==> flow/design.v <==
module arctan #
	(
		parameter integer C_S00_AXIS_TDATA_WIDTH	= 32,
		parameter integer C_M00_AXIS_TDATA_WIDTH	= 32,
    parameter integer ITERATIONS = 16
	)
	(
		input wire  s00_axis_aclk, s00_axis_aresetn,
		input wire  s00_axis_tlast, s00_axis_tvalid,
		input wire [C_S00_AXIS_TDATA_WIDTH-1 : 0] s00_axis_tdata,
		input wire [(C_S00_AXIS_TDATA_WIDTH/8)-1: 0] s00_axis_tstrb,
		output logic  s00_axis_tready,
		input wire  m00_axis_aclk, m00_axis_aresetn,
		input wire  m00_axis_tready,
		output logic  m00_axis_tvalid, m00_axis_tlast,
		output logic [C_M00_AXIS_TDATA_WIDTH-1 : 0] m00_axis_tdata,
		output logic [(C_M00_AXIS_TDATA_WIDTH/8)-1: 0] m00_axis_tstrb
	);
  parameter int PI_15 = 102943;
  logic m00_axis_tvalid_reg, m00_axis_tlast_reg;
  logic [C_M00_AXIS_TDATA_WIDTH-1 : 0] m00_axis_tdata_reg;
  logic [(C_M00_AXIS_TDATA_WIDTH/8)-1: 0] m00_axis_tstrb_reg;
  logic signed [(C_S00_AXIS_TDATA_WIDTH/2)-1:0] x_pipe [ITERATIONS-1:0];
  logic signed [(C_S00_AXIS_TDATA_WIDTH/2)-1:0] y_pipe [ITERATIONS-1:0];
  logic signed [(C_S00_AXIS_TDATA_WIDTH)-1:0] phase [ITERATIONS-1:0];
  logic [ITERATIONS-1:0] valid_pipe, tlast_pipe;
  logic [(C_S00_AXIS_TDATA_WIDTH/8)-1:0] strobe_pipe [ITERATIONS-1:0];
  assign s00_axis_tready = m00_axis_tready || ~valid_pipe[ITERATIONS-1];
  assign m00_axis_tvalid = valid_pipe[ITERATIONS-1];
  assign m00_axis_tlast = tlast_pipe[ITERATIONS-1];
  assign m00_axis_tstrb = strobe_pipe[ITERATIONS-1];
  logic signed [(C_S00_AXIS_TDATA_WIDTH/2)-1:0] atan_lut [ITERATIONS-1:0];
  always_comb begin
        atan_lut[0] = 16'h6487;   
        atan_lut[1] = 16'h3B58;   
        atan_lut[2] = 16'h1F5B;   
        atan_lut[3] = 16'h0FEA;   
        atan_lut[4] = 16'h07FD;   
        atan_lut[5] = 16'h03FF;   
        atan_lut[6] = 16'h01FF;   
        atan_lut[7] = 16'h00FF;   
        atan_lut[8] = 16'h007F;   
        atan_lut[9] = 16'h003F;   
        atan_lut[10] = 16'h001F;   
        atan_lut[11] = 16'h000F;   
        atan_lut[12] = 16'h0007;   
        atan_lut[13] = 16'h0003;   
        atan_lut[14] = 16'h0001;   
        atan_lut[15] = 16'h0000;   
  end
  wire signed [(C_S00_AXIS_TDATA_WIDTH/2)-1:0] x_in = s00_axis_tdata[(C_S00_AXIS_TDATA_WIDTH/2)-1: 0];
  wire signed [(C_S00_AXIS_TDATA_WIDTH/2)-1:0] y_in = s00_axis_tdata[C_S00_AXIS_TDATA_WIDTH-1:(C_S00_AXIS_TDATA_WIDTH/2)];
  assign m00_axis_tdata = phase[ITERATIONS-1];
  always_ff @(posedge s00_axis_aclk)begin
    if (s00_axis_aresetn==0)begin
      for (int i = 0; i < ITERATIONS; i++) begin
                x_pipe[i] <= '0;
                y_pipe[i] <= '0;
                phase[i] <= '0;
                valid_pipe[i] <= 1'b0;
                strobe_pipe[i] <= '0;
                tlast_pipe[i] <= 1'b0;
      end
    end else begin
      if (s00_axis_tready)begin
        if (s00_axis_tvalid) begin
            if ((x_in < 0 ) && (y_in< 0)) begin
              x_pipe[0] <= -x_in;
              y_pipe[0] <= -y_in;
              phase[0] <= -PI_15;
            end else if ((x_in < 0 ) && (y_in >= 0)) begin
              x_pipe[0] <= -x_in;
              y_pipe[0] <= -y_in;
              phase[0] <= PI_15;
            end else begin
              x_pipe[0] <= x_in;
              y_pipe[0] <= y_in;
              phase[0] <= '0;
            end
            valid_pipe[0] <= 1'b1;
            tlast_pipe[0] <= s00_axis_tlast;
            strobe_pipe[0] <= s00_axis_tstrb;
        end else begin
            valid_pipe[0] <= 1'b0;
            tlast_pipe[0] <= 1'b0;
            strobe_pipe[0] <= '0;
        end
        for (int i = 1; i < ITERATIONS; i++) begin
            if (valid_pipe[i-1]) begin
              if (y_pipe[i-1] >= 0) begin
                x_pipe[i] <= x_pipe[i-1] + (y_pipe[i-1] >>> i-1);
                y_pipe[i] <= y_pipe[i-1] - (x_pipe[i-1] >>> i-1);
                phase[i] <= phase[i-1] + atan_lut[i-1];
              end else begin
                x_pipe[i] <= x_pipe[i-1] - (y_pipe[i-1] >>> i-1);
                y_pipe[i] <= y_pipe[i-1] + (x_pipe[i-1] >>> i-1);
                phase[i] <= phase[i-1] - atan_lut[i-1];
              end
              valid_pipe[i] <= valid_pipe[i-1];
              strobe_pipe[i] <= strobe_pipe[i-1];
              tlast_pipe[i] <= tlast_pipe[i-1];
            end else begin
              valid_pipe[i] <= 0;
              strobe_pipe[i] <= 0;
              tlast_pipe[i] <= 0;
            end
        end
      end
    end
  end
endmodule
Reports on arctan
What the tools print for arctan, step after step.
Line numbers count from 1 in the design file above.
Operators carry their Yosys type and port widths (W data, S select, Z words).
Library cell names are shortened.
{"block": "setup", "top_module": "arctan", "clk_port": "s00_axis_aclk", "cell_library": "sky130hd", "pvt_corner": "tt_025C_1v80"}

Elaborated design
Yosys after proc, flatten, opt, wreduce and memory -nomap, before mapping. Enables and synchronous resets that opt folds into registers are not counted as muxes. Print and check cells are not counted. Equal cells are merged and count once.
{"block": "word_totals", "register_bits": 1072, "input_bits": 43, "word_cells": 312}
{"block": "classes", "add_sub_neg": 85, "compare": 18, "mux": 96, "n_logic": 1, "n_reduce_logical": 19}
{"block": "op_table", "operator": "$mux W32", "n": 16}
{"block": "op_table", "operator": "$mux W16", "n": 31}
{"block": "op_table", "operator": "$ge A16 B1 Y1 const B", "n": 16}
{"block": "op_table", "operator": "$mux W4", "n": 16}
{"block": "op_table", "operator": "$lt A16 B1 Y1 const B", "n": 2}
{"block": "op_table", "operator": "$add A16 B10 Y16", "n": 2}
{"block": "op_table", "operator": "$sub A16 B10 Y16", "n": 2}
{"block": "op_table", "operator": "$add A16 B11 Y16", "n": 2}
{"block": "op_table", "operator": "$sub A16 B11 Y16", "n": 2}
{"block": "op_table", "operator": "$add A16 B12 Y16", "n": 2}
{"block": "op_table", "operator": "$sub A16 B12 Y16", "n": 2}
{"block": "op_table", "operator": "$add A16 B13 Y16", "n": 2}
{"block": "op_table", "operator": "$sub A16 B13 Y16", "n": 2}
{"block": "op_table", "operator": "$add A16 B14 Y16", "n": 2}
{"block": "op_table", "operator": "$sub A16 B14 Y16", "n": 2}
{"block": "op_table", "operator": "$add A16 B15 Y16", "n": 2}
{"block": "op_table", "operator": "$sub A16 B15 Y16", "n": 2}
{"block": "op_table", "operator": "$sub A16 B16 Y16", "n": 2}
{"block": "op_table", "operator": "$add A16 B4 Y16", "n": 2}
{"block": "op_table", "operator": "$sub A16 B4 Y16", "n": 2}
{"block": "op_table", "operator": "$add A16 B5 Y16", "n": 2}
{"block": "op_table", "operator": "$sub A16 B5 Y16", "n": 2}
{"block": "op_table", "operator": "$add A16 B6 Y16", "n": 2}
{"block": "op_table", "operator": "$sub A16 B6 Y16", "n": 2}
{"block": "op_table", "operator": "$add A16 B7 Y16", "n": 2}
{"block": "op_table", "operator": "$sub A16 B7 Y16", "n": 2}
{"block": "op_table", "operator": "$add A16 B8 Y16", "n": 2}
{"block": "op_table", "operator": "$sub A16 B8 Y16", "n": 2}
Not listed: further kinds 42, cells in them 92.

Depth
Yosys ltp: most cells in a row. Word level: on the elaborated netlist, between registers, memories and ports. Mapped: between sequential cells and ports; inverters and the memories' decode and read muxes count.
{"block": "depth", "word_depth": 4, "ABC_AREA": 0, "mapped_depth": 22}

Mapped cells and area
Source: synth_stat.txt of the flow (Yosys; design flattened, memories mapped). It holds for the ABC_AREA given above (unset counts as 0); a run with the other value may have another netlist.
The area totals of this step are shown rounded.
{"block": "synth_totals", "cells": 10398, "synth_area_um2": 76300, "sequential_area_um2": 20000, "flip_flops": 1001, "buffers": 686}
{"block": "types", "type": "dfxtp_1", "n": 1001, "area_total_um2": 2E+04}
{"block": "types", "type": "ha_1", "n": 603, "area_total_um2": 7.54E+03}
{"block": "types", "type": "nand2_1", "n": 1662, "area_total_um2": 6.24E+03}
{"block": "types", "type": "a21oi_1", "n": 1145, "area_total_um2": 5.73E+03}
{"block": "types", "type": "xnor2_1", "n": 650, "area_total_um2": 5692.96}
{"block": "types", "type": "nor2_1", "n": 796, "area_total_um2": 2.99E+03}
{"block": "types", "type": "xor2_1", "n": 328, "area_total_um2": 2.87E+03}
{"block": "types", "type": "clkbuf_1", "n": 585, "area_total_um2": 2.2E+03}
{"block": "types", "type": "nand3_1", "n": 379, "area_total_um2": 1.9E+03}
{"block": "types", "type": "o21ai_0", "n": 368, "area_total_um2": 1.84E+03}
{"block": "types", "type": "a211oi_1", "n": 177, "area_total_um2": 1.33E+03}
{"block": "types", "type": "a21o_1", "n": 170, "area_total_um2": 1.28E+03}
{"block": "types", "type": "nor3_1", "n": 249, "area_total_um2": 1.25E+03}
{"block": "types", "type": "inv_1", "n": 319, "area_total_um2": 1.2E+03}
{"block": "types", "type": "mux2i_1", "n": 91, "area_total_um2": 910.874}
{"block": "types", "type": "o21ai_1", "n": 164, "area_total_um2": 820.787}
{"block": "types", "type": "or3_1", "n": 119, "area_total_um2": 744.464}
{"block": "types", "type": "o31ai_1", "n": 87, "area_total_um2": 653.126}
Not listed: further types 80, cells in them 1505.

Path before layout
Path of least setup slack by OpenSTA after synthesis, without wires, with an ideal clock, recovery checks aside; 20% of the period is set as input and as output delay. Where synthesis merged equal registers, the netlist keeps one of their names.
{"block": "synth_timing", "path_kind": "reg2reg", "start": "reg y_pipe[11][15]", "end": "reg x_pipe[12][14]", "tclk_ns": 5.0, "setup_ns": 0.127, "launch_ns": 0.000, "t_arrival_ns": 4.710, "required_time_ns": 4.873, "slack_ns": 0.163, "delay_ns": 4.837, "stages": 21, "n_path_buf": 7, "period_less_setup_slack_ns": 4.837}
"delay_ns" = arrival - input delay + setup time.
"stages" counts driving pins, that of a launching flip-flop among them; a cell with two outputs on the path counts twice.
"period_less_setup_slack_ns" = period - worst setup slack (recovery checks aside). The figure is calculated, with input and output delays left at 20% of the set period.
Between the ends stands the longest chain of elaborated cells between them, by number of cells; it is not shown to be the way that was timed. Of several equally long chains one is given.
A line is the first line of the expression or statement that the cell stems from. Yosys adds cells for indexed reads and writes and turns some case tables into memories.
At most two assigning lines are given for a register; there are more.
{"block": "synth_via", "cell_sequence": "dfxtp_1 clkbuf_1 clkbuf_1 clkbuf_1 buf_1 clkbuf_1 clkbuf_1 buf_1 o21ai_0 fa_1 a21o_1 a21oi_1 o21bai_1 a21oi_1 o21bai_1 a41o_1 o41a_1 nand3_1 nand2_1 nand4b_1 o211ai_1", "elab_chain_len": 2}
{"block": "synth_lines", "item": "start, declared", "line_no": 24, "text": "logic signed [(C_S00_AXIS_TDATA_WIDTH/2)-1:0] y_pipe [ITERATIONS-1:0];"}
{"block": "synth_lines", "item": "start, assigned", "line_no": 92, "text": "y_pipe[i] <= y_pipe[i-1] - (x_pipe[i-1] >>> i-1);"}
{"block": "synth_lines", "item": "start, assigned", "line_no": 96, "text": "y_pipe[i] <= y_pipe[i-1] + (x_pipe[i-1] >>> i-1);"}
{"block": "synth_lines", "item": "$sub A16 B5 Y16", "line_no": 95, "text": "x_pipe[i] <= x_pipe[i-1] - (y_pipe[i-1] >>> i-1);"}
{"block": "synth_lines", "item": "$mux W16", "line_no": 90, "text": "if (y_pipe[i-1] >= 0) begin"}
{"block": "synth_lines", "item": "end, assigned", "line_no": 91, "text": "x_pipe[i] <= x_pipe[i-1] + (y_pipe[i-1] >>> i-1);"}
{"block": "synth_lines", "item": "end, assigned", "line_no": 95}
{"block": "synth_lines", "item": "end, declared", "line_no": 23, "text": "logic signed [(C_S00_AXIS_TDATA_WIDTH/2)-1:0] x_pipe [ITERATIONS-1:0];"}

Worst path after layout
Path of least setup slack in the final report of record 2 (OpenROAD, finished layout, wires in). Where an end is a register, its clock arrival counts in the times.
{"block": "layout_timing", "path_kind": "reg2reg", "start": "reg y_pipe[8][8]", "end": "reg x_pipe[9][15]", "tclk_ns": 4.57, "setup_ns": 0.10, "launch_ns": 0.74, "t_arrival_ns": 4.77, "required_time_ns": 5.20, "slack_ns": 0.43, "stages": 17, "n_path_buf": 0}
Between the ends stands the longest chain of elaborated cells between them, by number of cells; it is not shown to be the way that was timed. Of several equally long chains one is given.
At most two assigning lines are given for a register; there are more.
{"block": "layout_via", "cell_sequence": "dfxtp_1 inv_1 ha_1 nand2_1 o21ai_0 ha_1 a21o_1 a21oi_1 o21bai_1 a211oi_1 o31ai_1 o41ai_1 o211ai_1 nor3_1 nor3b_1 a211o_1 a22o_1", "elab_chain_len": 2}
{"block": "layout_lines", "item": "start, declared", "line_no": 24, "text": "logic signed [(C_S00_AXIS_TDATA_WIDTH/2)-1:0] y_pipe [ITERATIONS-1:0];"}
{"block": "layout_lines", "item": "start, assigned", "line_no": 92, "text": "y_pipe[i] <= y_pipe[i-1] - (x_pipe[i-1] >>> i-1);"}
{"block": "layout_lines", "item": "start, assigned", "line_no": 96, "text": "y_pipe[i] <= y_pipe[i-1] + (x_pipe[i-1] >>> i-1);"}
{"block": "layout_lines", "item": "$sub A16 B8 Y16", "line_no": 95, "text": "x_pipe[i] <= x_pipe[i-1] - (y_pipe[i-1] >>> i-1);"}
{"block": "layout_lines", "item": "$mux W16", "line_no": 90, "text": "if (y_pipe[i-1] >= 0) begin"}
{"block": "layout_lines", "item": "end, assigned", "line_no": 91, "text": "x_pipe[i] <= x_pipe[i-1] + (y_pipe[i-1] >>> i-1);"}
{"block": "layout_lines", "item": "end, assigned", "line_no": 95}
{"block": "layout_lines", "item": "end, declared", "line_no": 23, "text": "logic signed [(C_S00_AXIS_TDATA_WIDTH/2)-1:0] x_pipe [ITERATIONS-1:0];"}

==> runs of arctan <==
Settings and measured results of 3 stored flow runs for module arctan (sky130hd), not sorted in any way. The constraints put input and output delay at 20% of the set period each and load the outputs with 0.01 pF.
By "timing.achieved_period_ns" is meant the clock period of the run minus its worst setup slack. This is arithmetic on one report: input and output delays are still those of the set period (20% each).
By "fin_power_uw" is meant OpenSTA's value without simulated activity: inputs other than the clock are taken to toggle once in ten clock periods, and the tool carries that through the logic.
The results are shown rounded.

{"run": "record 1", "settings": { "ABC_AREA": 1, "CAP_MARGIN": 0, "CELL_PAD_IN_SITES_GLOBAL_PLACEMENT": 1, "CORE_MARGIN": 6, "CORE_UTILIZATION": 47, "CTS_CLUSTER_DIAMETER": 363, "CTS_CLUSTER_SIZE": 61, "GPL_ROUTABILITY_DRIVEN": 0, "GPL_TIMING_DRIVEN": 0, "MAX_ROUTING_LAYER": "met4", "MIN_ROUTING_LAYER": "met2", "PLACE_DENSITY_LB_ADDON": 0.14, "SETUP_SLACK_MARGIN": 1.19, "SLEW_MARGIN": 5, "TNS_END_PERCENT": 65, "period_ns": 4.83 }, "outcome": "no final report: routing broke off with GRT-0116"}
{"run": "record 2", "settings": { "CORE_UTILIZATION": 40, "period_ns": 4.57, "CAP_MARGIN": 20, "CORE_MARGIN": 2, "SLEW_MARGIN": 20 }, "results": { "final_setup_ws_ns": 0.426, "timing.achieved_period_ns": 4.144, "hold_ws_ns": 0.448, "design_die_area_um2": 194000, "layout_utilization_pct": 43.8, "post_synth_area_um2": 76300, "fin_power_uw": 22000 }}
{"run": "record 3", "settings": { "CAP_MARGIN": 40, "CELL_PAD_IN_SITES_DETAIL_PLACEMENT": 2, "CORE_ASPECT_RATIO": 0.82, "CORE_UTILIZATION": 68, "CTS_CLUSTER_DIAMETER": 165, "CTS_CLUSTER_SIZE": 81, "GPL_ROUTABILITY_DRIVEN": 1, "MAX_ROUTING_LAYER": "met5", "PLACE_DENSITY_LB_ADDON": 0.2, "SETUP_SLACK_MARGIN": -0.23, "period_ns": 6.67, "CORE_MARGIN": 2, "SLEW_MARGIN": 20 }, "outcome": "no final report: placement broke off with DPL-0033"}
